==> flow/design.v <==
 module ADDER_TREE#(parameter DATA_IN_WIDTH = 8,DATA_OUT_WIDTH = 16)
							(clk,rst_n,ena,data_in1,data_in2,data_out,done,	pipe
							);
 input clk,rst_n,ena;
 input [DATA_IN_WIDTH - 1:0] data_in1,data_in2;
 output [DATA_OUT_WIDTH:0] data_out;
 output done;
 reg signed done;
 reg signed [DATA_OUT_WIDTH:0] data_out;
output [6:0] pipe;
reg signed [6:0] pipe;
wire data_in2_b0,data_in2_b1,data_in2_b2,data_in2_b3,data_in2_b4,data_in2_b5,data_in2_b6,data_in2_b7;
wire [DATA_IN_WIDTH - 1:0] M_wire0,M_wire1,M_wire2,M_wire3,M_wire4,M_wire5,M_wire6,M_wire7;
reg signed  [DATA_IN_WIDTH - 1:0] M_reg0,M_reg1,M_reg2,M_reg3,M_reg4,M_reg5,M_reg6,M_reg7;
reg signed  [DATA_IN_WIDTH:0] M_reg_ls1_0,M_reg_ls1_1,M_reg_ls1_2,M_reg_ls1_3,M_reg_ls1_4,M_reg_ls1_5,M_reg_ls1_6,M_reg_ls1_7;
reg signed  [DATA_IN_WIDTH + 1:0] Adder_reg1_0,Adder_reg1_1,Adder_reg1_2,Adder_reg1_3;
reg signed  [DATA_IN_WIDTH + 3:0] Adder_reg1_ls2_0,Adder_reg1_ls2_1,Adder_reg1_ls2_2,Adder_reg1_ls2_3,Adder_reg2_0,Adder_reg2_1;
reg signed  [DATA_IN_WIDTH + DATA_IN_WIDTH - 1:0] Adder_reg2_ls4_0,Adder_reg2_ls4_1;
reg signed  [DATA_IN_WIDTH + DATA_IN_WIDTH - 1:0] Adder_reg3_1;
assign data_in2_b0 = data_in2[0];
assign data_in2_b1 = data_in2[1];
assign data_in2_b2 = data_in2[2];
assign data_in2_b3 = data_in2[3];
assign data_in2_b4 = data_in2[4];
assign data_in2_b5 = data_in2[5];
assign data_in2_b6 = data_in2[6];
assign data_in2_b7 = data_in2[7];
assign M_wire0 = data_in2_b0 ? data_in1 : 0;
assign M_wire1 = data_in2_b1 ? data_in1 : 0;
assign M_wire2 = data_in2_b2 ? data_in1 : 0;
assign M_wire3 = data_in2_b3 ? data_in1 : 0;
assign M_wire4 = data_in2_b4 ? data_in1 : 0;
assign M_wire5 = data_in2_b5 ? data_in1 : 0;
assign M_wire6 = data_in2_b6 ? data_in1 : 0;
assign M_wire7 = data_in2_b7 ? data_in1 : 0;
always @(posedge clk or negedge rst_n)
  begin
    if(!rst_n)
	   begin
		   M_reg0 <= 0;
			M_reg1 <= 0;
			M_reg2 <= 0;
			M_reg3 <= 0;
			M_reg4 <= 0;
			M_reg5 <= 0;
			M_reg6 <= 0;
			M_reg7 <= 0;
			pipe[0] <= 0;
		end
	 else
	   begin
		  if(ena)
		    begin
			   M_reg0 <= M_wire0;
				M_reg1 <= M_wire1;
				M_reg2 <= M_wire2;
				M_reg3 <= M_wire3;
				M_reg4 <= M_wire4;
				M_reg5 <= M_wire5;
				M_reg6 <= M_wire6;
				M_reg7 <= M_wire7;
				pipe[0] <= 1;
			 end
		end
  end
always @(posedge clk or negedge rst_n)
  begin
    if(!rst_n)
	   begin
		   M_reg_ls1_0 <= 0;
			M_reg_ls1_1 <= 0;
			M_reg_ls1_2 <= 0;
			M_reg_ls1_3 <= 0;
			M_reg_ls1_4 <= 0;
			M_reg_ls1_5 <= 0;
			M_reg_ls1_6 <= 0;
			M_reg_ls1_7 <= 0;
			pipe[1] <= 0;
		end
	 else
	   begin
		  if(pipe[0])
		    begin
			   M_reg_ls1_0 <= M_reg0;
				M_reg_ls1_1 <= {M_reg1[7:0],1'b0};
				M_reg_ls1_2 <= M_reg2;
				M_reg_ls1_3 <= {M_reg3[7:0],1'b0};
				M_reg_ls1_4 <= M_reg4;
				M_reg_ls1_5 <= {M_reg5[7:0],1'b0};
				M_reg_ls1_6 <= M_reg6;
				M_reg_ls1_7 <= {M_reg7[7:0],1'b0};
				pipe[1] <= 1;
			 end
		end
  end
always @(posedge clk or negedge rst_n)
  begin
    if(!rst_n)
	   begin
		   Adder_reg1_0 <= 0;
			Adder_reg1_1 <= 0;
			Adder_reg1_2 <= 0;
			Adder_reg1_3 <= 0;
			pipe[2] <= 0;
		end
	 else
	   begin
		  if(pipe[1])
		    begin
			   Adder_reg1_0 <= M_reg_ls1_0 + M_reg_ls1_1;
				Adder_reg1_1 <= M_reg_ls1_2 + M_reg_ls1_3;
				Adder_reg1_2 <= M_reg_ls1_4 + M_reg_ls1_5;
				Adder_reg1_3 <= M_reg_ls1_6 + M_reg_ls1_7;
				pipe[2] <= 1;
			 end
		end
  end
always @(posedge clk or negedge rst_n)
  begin
    if(!rst_n)
	   begin
		   Adder_reg1_ls2_0 <= 0;
			Adder_reg1_ls2_1 <= 0;
			Adder_reg1_ls2_2 <= 0;
			Adder_reg1_ls2_3 <= 0;
			pipe[3] <= 0;
		end
	 else
	   begin
		  if(pipe[2])
		    begin
			   Adder_reg1_ls2_0 <= Adder_reg1_0;
				Adder_reg1_ls2_1 <= {Adder_reg1_1[9:0],2'b0};
				Adder_reg1_ls2_2 <= Adder_reg1_2;
				Adder_reg1_ls2_3 <= {Adder_reg1_3[9:0],2'b0};
				pipe[3] <= 1;
			 end
		end
  end
 always @(posedge clk or negedge rst_n)
  begin
    if(!rst_n)
	   begin
		   Adder_reg2_0 <= 0;
			Adder_reg2_1 <= 0;
			pipe[4] <= 0;
		end
	 else
	   begin
		  if(pipe[3])
		    begin
			   Adder_reg2_0 <= Adder_reg1_ls2_0 + Adder_reg1_ls2_1;
				Adder_reg2_1 <= Adder_reg1_ls2_2 + Adder_reg1_ls2_3;
				pipe[4] <= 1;
			 end
		end
  end
  always @(posedge clk or negedge rst_n)
  begin
    if(!rst_n)
	   begin
		   Adder_reg2_ls4_0 <= 0;
		   Adder_reg2_ls4_1 <= 0;
			pipe[5] <= 0;
		end
	 else
	   begin
		  if(pipe[4])
		    begin
				Adder_reg2_ls4_0 <= Adder_reg2_0;
				Adder_reg2_ls4_1 <= {Adder_reg2_1[11:0],4'b0};
				pipe[5] <= 1;
			 end
		end
  end
 always @(posedge clk or negedge rst_n)
  begin
    if(!rst_n)
	   begin
		   Adder_reg3_1 <= 0;
			pipe[6] <= 0;
		end
	 else
	   begin
		  if(pipe[5])
		    begin
			   Adder_reg3_1 <= Adder_reg2_ls4_0 + Adder_reg2_ls4_1;
				pipe[6] <= 1;
			 end
		end
  end
always @(posedge clk or negedge rst_n)
  begin
    if(!rst_n)
	   begin
		  data_out <= 0;
		  done <= 0; 
		end
	 else
	   begin
		  if(pipe[6])
		    begin
			  data_out <= Adder_reg3_1;
			  done <= 1'b1;
			 end
		end
  end
 endmodule 
# From RTL to reports: ADDER_TREE
# Module ADDER_TREE before and after one edit of its RTL, step after step.
# "before" refers to lines of the RTL above, "after" to lines of the edited file.
# "diff": "after" minus "before" as printed here.
# Operators carry their Yosys type and port widths (W data, S select, Z words).
# Not given: -
[design]
top_module = "ADDER_TREE"
clk_port = "clk"
library = "sky130hd"
lib_corner = "tt_025C_1v80"

# Diff
# The edit as a unified diff against the file above.
# The edited RTL no longer does the same as the RTL above: the edit was made by script, with no optimisation intended.
# begin of diff
@@ -26,5 +26,5 @@
 assign data_in2_b6 = data_in2[6];
 assign data_in2_b7 = data_in2[7];
-assign M_wire0 = data_in2_b0 ? data_in1 : 0;
+assign M_wire0 = data_in1;
 assign M_wire1 = data_in2_b1 ? data_in1 : 0;
 assign M_wire2 = data_in2_b2 ? data_in1 : 0;
# end of diff

# After elaboration
# Source: Yosys, flattened and elaborated, memories not mapped. Widths are those after wreduce; folded enables and synchronous resets count as part of the registers. Registers that Yosys merges into a memory's read port (data or address) are not register bits. Print and check cells do not count. Equal cells are merged and count once.
[classes]
columns = ["item", "before", "after", "diff"]
rows = [
  ["addsub", 7, 7, 0],
  ["n_mul", 0, 0, 0],
  ["div_mod_pow", 0, 0, 0],
  ["compare", 0, 0, 0],
  ["equal", 0, 0, 0],
  ["shift", 0, 0, 0],
  ["n_mux", 8, 7, -1],
  ["n_logic", 0, 0, 0],
  ["n_reduce_logical", 0, 0, 0],
]
[ops]
columns = ["operator", "before", "after", "diff"]
rows = [
  ["$mux W8", 8, 7, -1],
  ["$add A8 B9 Y10", 4, 4, 0],
  ["$add A10 B12 Y12", 2, 2, 0],
  ["$add A12 B16 Y16", 1, 1, 0],
]
[bits]
columns = ["item", "before", "after", "diff"]
rows = [
  ["regBits", 296, 296, 0],
  ["latchBits", 0, 0, 0],
  ["mem_bits_rw", 0, 0, 0],
  ["romBits", 0, 0, 0],
  ["clocked_rd_ports_x_width", 0, 0, 0],
  ["n_memories", 0, 0, 0],
  ["in_bits", 19, 19, 0],
  ["out_inout_bits", 25, 25, 0],
  ["wordCells", 53, 52, -1],
]

# Longest topological paths
# Longest topological path by Yosys (ltp), each cell counted once; first at word level (registers and memories cut), then after technology mapping (sequential cells cut; the memories' decode and read muxes count).
[logic_depth]
columns = ["item", "before", "after", "diff"]
rows = [
  ["ltp_word", 1, 1, 0],
  ["abc_area", "0", "0", "-"],
  ["depth_mapped", 8, 8, 0],
]

# After synthesis
# The flow's flattened synthesis, as Yosys stat reports it; memories are mapped. The netlist is that of the ABC_AREA named above (0 if unset); the other value can give another one.
[by_type]
columns = ["cell_type", "before", "after", "diff"]
rows = [
  ["sky130_fd_sc_hd__o21ai_0", 99, 87, -12],
  ["sky130_fd_sc_hd__inv_1", 78, 67, -11],
  ["sky130_fd_sc_hd__mux2_2", 187, 194, 7],
  ["sky130_fd_sc_hd__nand3_1", 67, 60, -7],
  ["sky130_fd_sc_hd__clkbuf_1", 38, 34, -4],
  ["sky130_fd_sc_hd__nor2b_1", 13, 17, 4],
  ["sky130_fd_sc_hd__nor2_1", 39, 42, 3],
  ["sky130_fd_sc_hd__nand2b_1", 4, 1, -3],
  ["sky130_fd_sc_hd__o31ai_2", 1, 4, 3],
  ["sky130_fd_sc_hd__xnor2_1", 24, 22, -2],
  ["sky130_fd_sc_hd__nor3_1", 10, 12, 2],
  ["sky130_fd_sc_hd__o211ai_1", 3, 1, -2],
  ["sky130_fd_sc_hd__clkbuf_2", 0, 2, 2],
  ["sky130_fd_sc_hd__a21oi_1", 37, 38, 1],
  ["sky130_fd_sc_hd__nand2_1", 27, 28, 1],
  ["sky130_fd_sc_hd__a211oi_1", 10, 9, -1],
  ["sky130_fd_sc_hd__a31oi_1", 8, 7, -1],
  ["sky130_fd_sc_hd__o31ai_1", 8, 7, -1],
]
# Not every row of either side is listed.
[synth_totals]
columns = ["item", "before", "after", "diff"]
rows = [
  ["cell_count", 1124, 1106, -18],
  ["area_um2", 13520.5, 13500.4, -20.1],
  ["flip_flops", 296, 296, 0],
]

# Path before layout
# Source: OpenSTA report_checks on the synthesized netlist (no wires, ideal clock, input and output delay 20% of the period each), path of least setup slack; recovery checks are left aside. Register names are those of the netlist, which keeps one name where synthesis merged equal registers.
[synth_path]
columns = ["item", "before", "after", "diff"]
rows = [
  ["path_type", "register to register", "register to register", "-"],
  ["from", "register M_reg_ls1_2[1]", "register M_reg_ls1_6[1]", "-"],
  ["to", "register Adder_reg1_1[7]", "register Adder_reg1_3[7]", "-"],
  ["tclk_ns", 4.0, 4.0, 0.0],
  ["setup_ns", 0.120, 0.120, 0.000],
  ["arrival_time_ns", 1.947, 1.966, 0.019],
  ["path_slack_ns", 1.933, 1.914, -0.019],
  ["path_delay_ns", 2.067, 2.086, 0.019],
  ["path_stages", 8, 8, 0],
  ["path_buffers", 0, 0, 0],
  ["synth_period_reached_ns", 2.067, 2.086, 0.019],
]
# "path_delay_ns" = arrival - input delay + setup time.
# "path_stages" counts driving pins, that of a launching flip-flop among them; a cell with two outputs on the path counts twice.
# "synth_period_reached_ns" = period - worst setup slack (recovery checks aside). The figure is calculated, with input and output delays left at 20% of the set period.
# Between the ends stands the longest chain of elaborated cells between them, by number of cells; it is not shown to be the way that was timed. Of several equally long chains one is given.
# A line is the first line of the expression or statement that the cell stems from. Yosys adds cells for indexed reads and writes and turns some case tables into memories.
[synth_via_before]
cell_sequence = "sky130_fd_sc_hd__dfrtp_1 -> sky130_fd_sc_hd__ha_1 -> sky130_fd_sc_hd__fa_1 -> sky130_fd_sc_hd__a21oi_1 -> sky130_fd_sc_hd__o21ai_0 -> sky130_fd_sc_hd__o21ai_0 -> sky130_fd_sc_hd__or3b_1 -> sky130_fd_sc_hd__a31o_2"
elab_chain_len = 1
cone_cells = 1
lines_between = 1
[synth_rtl_before]
columns = ["item", "line", "source"]
rows = [
  ["from (decl)", 15, "reg signed  [DATA_IN_WIDTH:0] M_reg_ls1_0,M_reg_ls1_1,M_reg_ls1_2,M_reg_ls1_3,M_reg_ls1_4,M_reg_ls1_5,M_reg_ls ..."],
  ["from (assign)", 72, "M_reg_ls1_2 <= 0;"],
  ["from (assign)", 86, "M_reg_ls1_2 <= M_reg2;"],
  ["$add A8 B9 Y10", 111, "Adder_reg1_1 <= M_reg_ls1_2 + M_reg_ls1_3;"],
  ["to (assign)", 101, "Adder_reg1_1 <= 0;"],
  ["to (assign)", 111, ""],
  ["to (decl)", 16, "reg signed  [DATA_IN_WIDTH + 1:0] Adder_reg1_0,Adder_reg1_1,Adder_reg1_2,Adder_reg1_3;"],
]
[synth_via_after]
cell_sequence = "sky130_fd_sc_hd__dfrtp_1 -> sky130_fd_sc_hd__ha_1 -> sky130_fd_sc_hd__fa_1 -> sky130_fd_sc_hd__a21oi_1 -> sky130_fd_sc_hd__o21ai_0 -> sky130_fd_sc_hd__o21ai_0 -> sky130_fd_sc_hd__or3b_1 -> sky130_fd_sc_hd__a31o_2"
elab_chain_len = 1
cone_cells = 1
lines_between = 1
[synth_rtl_after]
columns = ["item", "line", "source"]
rows = [
  ["from (decl)", 15, "reg signed  [DATA_IN_WIDTH:0] M_reg_ls1_0,M_reg_ls1_1,M_reg_ls1_2,M_reg_ls1_3,M_reg_ls1_4,M_reg_ls1_5,M_reg_ls ..."],
  ["from (assign)", 76, "M_reg_ls1_6 <= 0;"],
  ["from (assign)", 90, "M_reg_ls1_6 <= M_reg6;"],
  ["$add A8 B9 Y10", 113, "Adder_reg1_3 <= M_reg_ls1_6 + M_reg_ls1_7;"],
  ["to (assign)", 103, "Adder_reg1_3 <= 0;"],
  ["to (assign)", 113, ""],
  ["to (decl)", 16, "reg signed  [DATA_IN_WIDTH + 1:0] Adder_reg1_0,Adder_reg1_1,Adder_reg1_2,Adder_reg1_3;"],
]

# Path in the finished layout
# From the final timing report of each run of set A: the path of least setup slack in the routed layout; clock arrival at registers is part of the times.
[layout_path]
columns = ["item", "before", "after", "diff"]
rows = [
  ["path_type", "register to output", "register to output", "-"],
  ["from", "register pipe[5]", "register pipe[6]", "-"],
  ["to", "output port pipe[5]", "output port pipe[6]", "-"],
  ["tclk_ns", 3.04, 3.04, 0.00],
  ["output_delay_ns", 0.61, 0.61, 0.00],
  ["arrival_time_ns", 1.94, 1.70, -0.24],
  ["path_slack_ns", 0.49, 0.73, 0.24],
  ["path_stages", 2, 3, 1],
  ["path_buffers", 1, 2, 1],
]
[layout_via_before]
cell_sequence = "sky130_fd_sc_hd__dfrtp_1 -> sky130_fd_sc_hd__clkdlybuf4s50_1"
elab_chain_len = 0
cone_cells = 0
lines_between = 0
[layout_rtl_before]
columns = ["item", "line", "source"]
rows = [
  ["from (decl)", 10, "output [6:0] pipe;"],
  ["from (assign)", 164, "pipe[5] <= 0;"],
  ["from (assign)", 172, "pipe[5] <= 1;"],
  ["to (decl)", 10, ""],
]
[layout_via_after]
cell_sequence = "sky130_fd_sc_hd__dfrtp_1 -> sky130_fd_sc_hd__buf_4 -> sky130_fd_sc_hd__clkdlybuf4s50_1"
elab_chain_len = 0
cone_cells = 0
lines_between = 0
[layout_rtl_after]
columns = ["item", "line", "source"]
rows = [
  ["from (decl)", 10, "output [6:0] pipe;"],
  ["from (assign)", 181, "pipe[6] <= 0;"],
  ["from (assign)", 188, "pipe[6] <= 1;"],
  ["to (decl)", 10, ""],
]

# Measured runs
# Both versions went through the flow (Yosys, OpenROAD) with the same settings in each pair. Constraints: input delay and output delay 20% of the set period each, output load 0.01 pF.
[settings_set_A]
CORE_UTILIZATION = 40
period_ns = 3.04
CAP_MARGIN = 20
CORE_MARGIN = 2
SLEW_MARGIN = 20
[measured_set_A]
columns = ["item", "before", "after", "diff"]
rows = [
  ["ys_area_um2", 13520.5, 13500.4, -20.1],
  ["die_area_um2", 35287.6, 35236.9, -50.7],
  ["cell_area_final_um2", 15537.4, 15533.6, -3.8],
  ["fin_util_pct", 46.5, 46.6, 0.1],
  ["setup_ws_ns", 0.492, 0.730, 0.238],
  ["setupTns_ns", 0.000, 0.000, 0.000],
  ["fin_power_mw", 12.253, 12.560, 0.307],
  ["achieved_clock_period_ns", 2.548, 2.310, -0.238],
]
[settings_set_B]
CAP_MARGIN = 25
CORE_MARGIN = 5
CORE_UTILIZATION = 57
CTS_CLUSTER_DIAMETER = 38
CTS_CLUSTER_SIZE = 47
GPL_TIMING_DRIVEN = 1
MIN_ROUTING_LAYER = "met1"
PLACE_DENSITY_LB_ADDON = 0.17
SETUP_SLACK_MARGIN = 0.85
period_ns = 3.89
SLEW_MARGIN = 20
[measured_set_B]
columns = ["item", "before", "after", "diff"]
rows = [
  ["ys_area_um2", 13520.5, 13500.4, -20.1],
  ["die_area_um2", 26900.9, 26863.2, -37.7],
  ["cell_area_final_um2", 15691.3, 15653.8, -37.5],
  ["fin_util_pct", 67.0, 66.9, -0.1],
  ["setup_ws_ns", 1.131, 1.141, 0.010],
  ["setupTns_ns", 0.000, 0.000, 0.000],
  ["fin_power_mw", 10.315, 10.399, 0.084],
  ["achieved_clock_period_ns", 2.759, 2.749, -0.010],
]
# "achieved_clock_period_ns" = clock period - worst setup slack. The figure is calculated, with input and output delays left at 20% of the set period.
# By "fin_power_mw" is meant OpenSTA's value without simulated activity: inputs other than the clock are taken to toggle once in ten clock periods, and the tool carries that through the logic.
